==> flow/design.v <==
module a23_multiply (
input                       i_clk,
input                       i_rst,           
input                       i_fetch_stall,
input       [31:0]          i_a_in,          
input       [31:0]          i_b_in,          
input       [1:0]           i_function,
input                       i_execute,
output      [31:0]          o_out,
output      [1:0]           o_flags,         
output reg                  o_done           
);
wire        enable;
wire        accumulate;
wire [33:0] multiplier;
wire [33:0] multiplier_bar;
wire [33:0] sum;
wire [33:0] sum34_b;
reg  [5:0]  count;
reg  [5:0]  count_nxt;
reg  [67:0] product;
reg  [67:0] product_nxt;
reg  [1:0]  flags_nxt;
wire [32:0] sum_acc1;            
assign enable         = i_function[0];
assign accumulate     = i_function[1];
assign multiplier     =  { 2'd0, i_a_in} ;
assign multiplier_bar = ~{ 2'd0, i_a_in} + 34'd1 ;
assign sum34_b        =  product[1:0] == 2'b01 ? multiplier     :
                         product[1:0] == 2'b10 ? multiplier_bar :
                                                 34'd0          ;
    assign sum =  product[67:34] + sum34_b;
    assign sum_acc1 = {1'd0, product[32:1]} + {1'd0, i_a_in};
always @*
    begin
    count_nxt           = count;
    product_nxt         = product;
    flags_nxt   = { product[32], product[32:1] == 32'd0 }; 
    if ( count == 6'd0 )
        product_nxt = {33'd0, 1'd0, i_b_in, 1'd0 } ;
    else if ( count <= 6'd33 )
        product_nxt = { sum[33], sum, product[33:1]} ;
    else if ( count == 6'd34 && accumulate )
        begin
        product_nxt         = { product[64:33], sum_acc1[31:0], 1'd0};  
        end
    if (count == 6'd0)   
        count_nxt   = enable ? 6'd1 : 6'd0;
    else if ((count == 6'd34 && !accumulate) ||   
             (count == 6'd35 &&  accumulate)  )   
        count_nxt   = 6'd0;
    else
        count_nxt   = count + 1'd1;
    end
always @ ( posedge i_clk )
    if ( i_rst )
        begin
        count           <= 6'd0;
        o_done          <= 1'd0;
        end
    else if ( !i_fetch_stall )
        begin
        count           <= i_execute ? count_nxt          : count;           
        product         <= i_execute ? product_nxt        : product;        
        o_done          <= i_execute ? count == 6'd31     : o_done;          
        end
assign o_out   = product[32:1]; 
assign o_flags = flags_nxt;
endmodule
module amber_mul (
input                       i_clk,
input                       i_rst,           
input                       i_start,
input                       i_accumulate,    
input       [31:0]          i_a,             
input       [31:0]          i_b,             
input       [31:0]          i_c,             
output                      o_ready,
output                      o_done,
output      [31:0]          o_result,
output      [1:0]           o_flags          
);
reg         busy;
reg         acc_q;
reg  [31:0] a_q;
reg  [31:0] c_q;
reg         done_d1;
reg         done_d2;
reg         done_d3;
wire        mult_done;
wire        take;
wire [31:0] mult_a;
wire [1:0]  mult_function;
assign take          = i_start && !busy;
assign o_ready       = !busy;
assign mult_a        = done_d2 ? c_q : a_q;
assign mult_function = busy ? { acc_q, 1'd0 } : { i_accumulate, take };
always @ ( posedge i_clk )
    if ( take )
        begin
        acc_q <= i_accumulate;
        a_q   <= i_a;
        c_q   <= i_c;
        end
always @ ( posedge i_clk )
    if ( i_rst )
        begin
        busy    <= 1'd0;
        done_d1 <= 1'd0;
        done_d2 <= 1'd0;
        done_d3 <= 1'd0;
        end
    else
        begin
        busy    <= take ? 1'd1 : ( o_done ? 1'd0 : busy );
        done_d1 <= mult_done;
        done_d2 <= done_d1;
        done_d3 <= done_d2 && acc_q;
        end
assign o_done = busy && ( acc_q ? done_d3 : done_d2 );
a23_multiply u_multiply (
    .i_clk          ( i_clk          ),
    .i_rst          ( i_rst          ),
    .i_fetch_stall  ( 1'd0           ),
    .i_a_in         ( mult_a         ),
    .i_b_in         ( i_b            ),
    .i_function     ( mult_function  ),
    .i_execute      ( 1'd1           ),
    .o_out          ( o_result       ),
    .o_flags        ( o_flags        ),
    .o_done         ( mult_done      )
);
endmodule
== Tool chain data of amber_mul ==
The steps from the RTL of amber_mul to its reports follow in flow order.
Line numbers count from 1 in the design file above.
Not given: n/a

* Top module: amber_mul
* Clock port: i_clk
* Library: sky130hd
* Library corner: tt_025C_1v80

== Word level ==
Counts by Yosys on the flattened word-level netlist (proc, flatten, opt, wreduce; memories kept). Register bits leave out memories and registers merged into their read ports (data or address). Print and check cells are left out. Cells with the same type and inputs are merged into one.

* Add/subtract/negate cells: 4
* Eq/ne operators: 5
* Reduce/logical cells: 14
* $lt $le $gt $ge: 1
* Bitwise logic cells: 2
* Mux-type cells: 13

{| class="wikitable"
|+ Operators with widths
! operator !! number
|-
| two-way mux 68 bit || 2
|-
| two-way mux 34 bit || 2
|-
| inverter 32 -> 34 bit || 1
|-
| adder 34 x 1 -> 34 bit (second input constant) || 1
|-
| adder 34 bit || 1
|-
| two-way mux 33 bit || 1
|-
| adder 32 bit || 1
|-
| logical NOT 32 bit || 1
|-
| two-way mux 32 bit || 1
|-
| == test 6 bit (second input constant) || 2
|-
| two-way mux 6 bit || 2
|-
| logical AND 1 bit || 6
|-
| adder 6 x 1 -> 6 bit (second input constant) || 1
|-
| == test 6 x 5 -> 1 bit (second input constant) || 1
|-
| <= comparator 6 bit (second input constant) || 1
|-
| logical NOT 6 bit || 1
|-
| two-way mux 1 bit || 4
|-
| nonzero test 3 bit || 1
|-
| logical NOT 1 bit || 2
|-
| == test 2 x 1 -> 1 bit (second input constant) || 1
|-
| == test 2 bit (second input constant) || 1
|-
| AND reduction 2 bit || 1
|-
| nonzero test 2 bit || 1
|-
| two-way mux 2 bit || 1
|-
| logical OR 1 bit || 1
|-
| inverter 1 bit || 1
|}

* Bits of input ports: 100
* Output and inout bits: 36
* Register bits after elaboration: 144

== Longest topological paths ==
Longest topological path by Yosys (ltp), each cell counted once; first at word level (registers and memories cut), then after technology mapping (sequential cells cut; the memories' decode and read muxes count).

* Depth after elaboration: 8
* ABC_AREA: 0
* Depth in mapped cells: 26

== Netlist ==
The flow's flattened synthesis, as Yosys stat reports it; memories are mapped. The netlist is that of the ABC_AREA named above (0 if unset); the other value can give another one.

* Cell count: 1020
* Mapped flip-flops: 143
* Cell area after synthesis: 10203.5 um2
* Buffers: 67

{| class="wikitable"
|+ Cell types
! cell !! number !! area in all (um2)
|-
| sky130_fd_sc_hd__edfxtp_1 || 132 || 3.96E+03
|-
| sky130_fd_sc_hd__ha_1 || 69 || 863.328
|-
| sky130_fd_sc_hd__xnor2_1 || 50 || 437.92
|-
| sky130_fd_sc_hd__o21ai_0 || 65 || 325.312
|-
| sky130_fd_sc_hd__a21oi_1 || 63 || 315.302
|-
| sky130_fd_sc_hd__mux2i_1 || 29 || 290.278
|-
| sky130_fd_sc_hd__nor2_1 || 70 || 262.752
|-
| sky130_fd_sc_hd__buf_4 || 33 || 247.738
|-
| sky130_fd_sc_hd__xor2_1 || 27 || 236.477
|-
| sky130_fd_sc_hd__a21o_1 || 30 || 225.216
|-
| sky130_fd_sc_hd__dfxtp_1 || 11 || 220.211
|-
| sky130_fd_sc_hd__a22oi_1 || 24 || 180.173
|-
| sky130_fd_sc_hd__nand2_1 || 48 || 180.173
|-
| sky130_fd_sc_hd__inv_1 || 47 || 176.419
|-
| sky130_fd_sc_hd__nor3_1 || 33 || 165.158
|-
| sky130_fd_sc_hd__o22ai_1 || 26 || 162.656
|-
| sky130_fd_sc_hd__nand3_1 || 22 || 110.106
|-
| sky130_fd_sc_hd__nand2b_1 || 17 || 106.352
|}

Other cell types: 56; their cells: 224.
The figures by module come from a second, unflattened synthesis with its own total; it is not the netlist above.

* Cells (unflattened synthesis): 1052
* Area total of the unflattened synthesis: 10432.5 um2

Each row is one instance without its submodules.

{| class="wikitable"
|+ By module
! module !! times used !! sequential area (um2) !! area (um2) !! cells
|-
| a23_multiply || 1 || 2152.1 || 7780.0 || 934
|-
| amber_mul || 1 || 2031.9 || 2652.5 || 118
|}

== Timing after synthesis ==
OpenSTA on the mapped netlist: ideal clock, no wires. The path of least setup slack (recovery checks aside). Input and output delay are each 20% of the period. Register names are those of the netlist, which keeps one name where synthesis merged equal registers.

* Kind: register to register
* Start point: register done_d2
* End point: register (name not given)
* Path delay: 5938 ps
* Slack: -938 ps
* Stages: 27
* Setup time: 266 ps
* Required time: 4734 ps
* Arrival: 5672 ps
* Period: 5000 ps
* Time at the first pin: 0 ps
* Synthesis period reached: 5938 ps

"path delay" is the arrival time less input delay plus setup time.
"stages": output pins that drive a net of the path, with the launching flip-flop's if there is one; two outputs of one cell count as two.
"synthesis period reached" = period - worst setup slack (recovery checks aside). The figure is calculated, with input and output delays left at 20% of the set period.
Between the ends stands the longest chain of elaborated cells between them, by number of cells; it is not shown to be the way that was timed. Of several equally long chains one is given.
A line is the first line of the expression or statement that the cell stems from. Yosys adds cells for indexed reads and writes and turns some case tables into memories.

* Cells stage by stage: sky130_fd_sc_hd__dfxtp_1 > sky130_fd_sc_hd__buf_6 > sky130_fd_sc_hd__buf_12 > sky130_fd_sc_hd__buf_6 > sky130_fd_sc_hd__buf_2 > sky130_fd_sc_hd__buf_2 > sky130_fd_sc_hd__buf_1 > sky130_fd_sc_hd__mux2i_1 > sky130_fd_sc_hd__ha_1 > sky130_fd_sc_hd__o211ai_2 > sky130_fd_sc_hd__or4_4 > sky130_fd_sc_hd__nor2b_4 > sky130_fd_sc_hd__nand3_4 > sky130_fd_sc_hd__a2111oi_4 > sky130_fd_sc_hd__xnor2_1 > sky130_fd_sc_hd__o22ai_1 > sky130_fd_sc_hd__ha_1 > sky130_fd_sc_hd__clkbuf_1 > sky130_fd_sc_hd__a21oi_1 > sky130_fd_sc_hd__o21ai_0 > sky130_fd_sc_hd__a21o_1 > sky130_fd_sc_hd__a21o_1 > sky130_fd_sc_hd__a21oi_1 > sky130_fd_sc_hd__o211ai_1 > sky130_fd_sc_hd__a31oi_1 > sky130_fd_sc_hd__xor2_1 > sky130_fd_sc_hd__nor2_1
* Length of the longest elaborated chain: 7
* Elaborated cells on any way between the ends: 7
* Source lines of those cells: 6
* Those cells by class: 2 x add/sub; 4 x mux; 1 x logic

{| class="wikitable"
|+ RTL lines, path post-synthesis
! what !! line !! RTL
|-
| start: declaration || 88 || <nowiki>reg         done_d2;</nowiki>
|-
| start: assignment || 110 || <nowiki>done_d2 <= 1'd0;</nowiki>
|-
| start: assignment || 117 || <nowiki>done_d2 <= done_d1;</nowiki>
|-
| two-way mux 32 bit || 96 || <nowiki>assign mult_a        = done_d2 ? c_q : a_q;</nowiki>
|-
| inverter 32 -> 34 bit || 28 || <nowiki>assign multiplier_bar = ~{ 2'd0, i_a_in} + 34'd1 ;</nowiki>
|-
| adder 34 x 1 -> 34 bit || 28 ||
|-
| two-way mux 34 bit || 30 ||
|-
| two-way mux 34 bit || 29 ||
|-
| adder 34 bit || 32 ||
|-
| two-way mux 68 bit || 41 || <nowiki>else if ( count <= 6'd33 )</nowiki>
|-
| end: assignment || 64 ||
|-
| end: declaration || 21 ||
|}

== Path in the finished layout ==
From the final timing report of record 1: the path of least setup slack in the routed layout; clock arrival at registers is part of the times.
The report prints the path's times to 10 ps; the period is as set.

* Kind: register to register
* Start point: register done_d2
* End point: register (name not given)
* Period: 5000 ps
* Slack: 310 ps
* Arrival: 4840 ps
* Stages: 18
* Required time: 5150 ps
* Setup time: 270 ps
* Time at the first pin: 420 ps

Between the ends stands the longest chain of elaborated cells between them, by number of cells; it is not shown to be the way that was timed. Of several equally long chains one is given.

* Cells stage by stage: sky130_fd_sc_hd__dfxtp_4 > sky130_fd_sc_hd__mux2i_4 > sky130_fd_sc_hd__ha_2 > sky130_fd_sc_hd__o211ai_2 > sky130_fd_sc_hd__or4_4 > sky130_fd_sc_hd__nor2_1 > sky130_fd_sc_hd__xnor2_1 > sky130_fd_sc_hd__o22ai_1 > sky130_fd_sc_hd__ha_1 > sky130_fd_sc_hd__a21oi_1 > sky130_fd_sc_hd__o221ai_1 > sky130_fd_sc_hd__a221oi_2 > sky130_fd_sc_hd__o2111a_1 > sky130_fd_sc_hd__a211oi_2 > sky130_fd_sc_hd__o211a_1 > sky130_fd_sc_hd__o32a_1 > sky130_fd_sc_hd__xnor2_1 > sky130_fd_sc_hd__nor2_1
* Length of the longest elaborated chain: 7
* Elaborated cells on any way between the ends: 7
* Source lines of those cells: 6
* Those cells by class: 2 x add/sub; 4 x mux; 1 x logic

{| class="wikitable"
|+ RTL lines, path after layout
! what !! line !! RTL
|-
| start: declaration || 88 || <nowiki>reg         done_d2;</nowiki>
|-
| start: assignment || 110 || <nowiki>done_d2 <= 1'd0;</nowiki>
|-
| start: assignment || 117 || <nowiki>done_d2 <= done_d1;</nowiki>
|-
| two-way mux 32 bit || 96 || <nowiki>assign mult_a        = done_d2 ? c_q : a_q;</nowiki>
|-
| inverter 32 -> 34 bit || 28 || <nowiki>assign multiplier_bar = ~{ 2'd0, i_a_in} + 34'd1 ;</nowiki>
|-
| adder 34 x 1 -> 34 bit || 28 ||
|-
| two-way mux 34 bit || 30 ||
|-
| two-way mux 34 bit || 29 ||
|-
| adder 34 bit || 32 ||
|-
| two-way mux 68 bit || 41 || <nowiki>else if ( count <= 6'd33 )</nowiki>
|-
| end: assignment || 64 ||
|-
| end: declaration || 21 ||
|}

Measured data: module amber_mul, platform sky130hd, 4 stored runs of the flow under differing settings, order arbitrary. Input and output delays are each 20% of the period that was set; the output load is 0.01 pF.
"achieved period": clock period set for the run, less the worst setup slack. It is reckoned from that one timing run; input and output delays stay at 20% of the period that was set.
By "allowed time less slack (worst setup path)" is meant the share of the clock period that the worst setup path is allowed (20% is reserved at inputs, 20% at outputs), minus its slack. Clock arrival times at its registers enter into it.
"power consumption": no workload was simulated; the value follows from the tool's default switching activity.
"allowed time less slack (worst setup path)" is given in steps of 10 ps.

=== Record 1 ===
{| class="wikitable"
! Setting !! Value
|-
| CAP_MARGIN || 40
|-
| GPL_ROUTABILITY_DRIVEN || 0
|-
| period_ns || 5.0
|-
| CORE_MARGIN || 2
|-
| CORE_UTILIZATION || 40
|-
| SLEW_MARGIN || 20
|-
! Result !! Value
|-
| Post-synthesis cell area || 10203.5 um2
|-
| Die area || 26802.6 um2
|-
| Standard-cell area after layout || 12488.2 um2
|-
| Final utilization || 49.7%
|-
| Worst slack on setup checks || 306 ps
|-
| Total negative slack || 0 ps
|-
| Final worst hold slack || 460 ps
|-
| Power consumption || 4165 µW
|-
| Achieved period || 4694 ps
|-
| Allowed time less slack (worst setup path) || 4690 ps
|-
| Class of the worst setup path || register to register
|}

=== Record 2 ===
{| class="wikitable"
! Setting !! Value
|-
| CORE_UTILIZATION || 40
|-
| PLACE_DENSITY || 0.6
|-
| period_ns || 5.0
|-
| CAP_MARGIN || 20
|-
| CORE_MARGIN || 2
|-
| SLEW_MARGIN || 20
|-
! Result !! Value
|-
| Post-synthesis cell area || 10203.5 um2
|-
| Die area || 26802.6 um2
|-
| Standard-cell area after layout || 12502.0 um2
|-
| Final utilization || 49.8%
|-
| Worst slack on setup checks || 226 ps
|-
| Total negative slack || 0 ps
|-
| Final worst hold slack || 450 ps
|-
| Power consumption || 4116 µW
|-
| Achieved period || 4774 ps
|-
| Allowed time less slack (worst setup path) || 4770 ps
|-
| Class of the worst setup path || register to register
|}

=== Record 3 ===
{| class="wikitable"
! Setting !! Value
|-
| CAP_MARGIN || 5
|-
| GPL_ROUTABILITY_DRIVEN || 0
|-
| MAX_ROUTING_LAYER || met4
|-
| period_ns || 5.0
|-
| CORE_MARGIN || 2
|-
| CORE_UTILIZATION || 40
|-
| SLEW_MARGIN || 20
|-
! Result !! Value
|-
| Post-synthesis cell area || 10203.5 um2
|-
| Die area || 26802.6 um2
|-
| Standard-cell area after layout || 12391.9 um2
|-
| Final utilization || 49.4%
|-
| Worst slack on setup checks || 272 ps
|-
| Total negative slack || 0 ps
|-
| Final worst hold slack || 456 ps
|-
| Power consumption || 4022 µW
|-
| Achieved period || 4728 ps
|-
| Allowed time less slack (worst setup path) || 4730 ps
|-
| Class of the worst setup path || register to register
|}

=== Record 4 ===
{| class="wikitable"
! Setting !! Value
|-
| CORE_UTILIZATION || 40
|-
| PLACE_DENSITY || 0.6
|-
| SETUP_SLACK_MARGIN || 0.4
|-
| period_ns || 4.85
|-
| CAP_MARGIN || 20
|-
| CORE_MARGIN || 2
|-
| SLEW_MARGIN || 20
|-
! Result !! Value
|-
| Post-synthesis cell area || 10203.5 um2
|-
| Die area || 26802.6 um2
|-
| Standard-cell area after layout || 13000.0 um2
|-
| Final utilization || 51.8%
|-
| Worst slack on setup checks || 330 ps
|-
| Total negative slack || 0 ps
|-
| Final worst hold slack || 460 ps
|-
| Power consumption || 4274 µW
|-
| Achieved period || 4520 ps
|-
| Allowed time less slack (worst setup path) || 4520 ps
|-
| Class of the worst setup path || register to register
|}
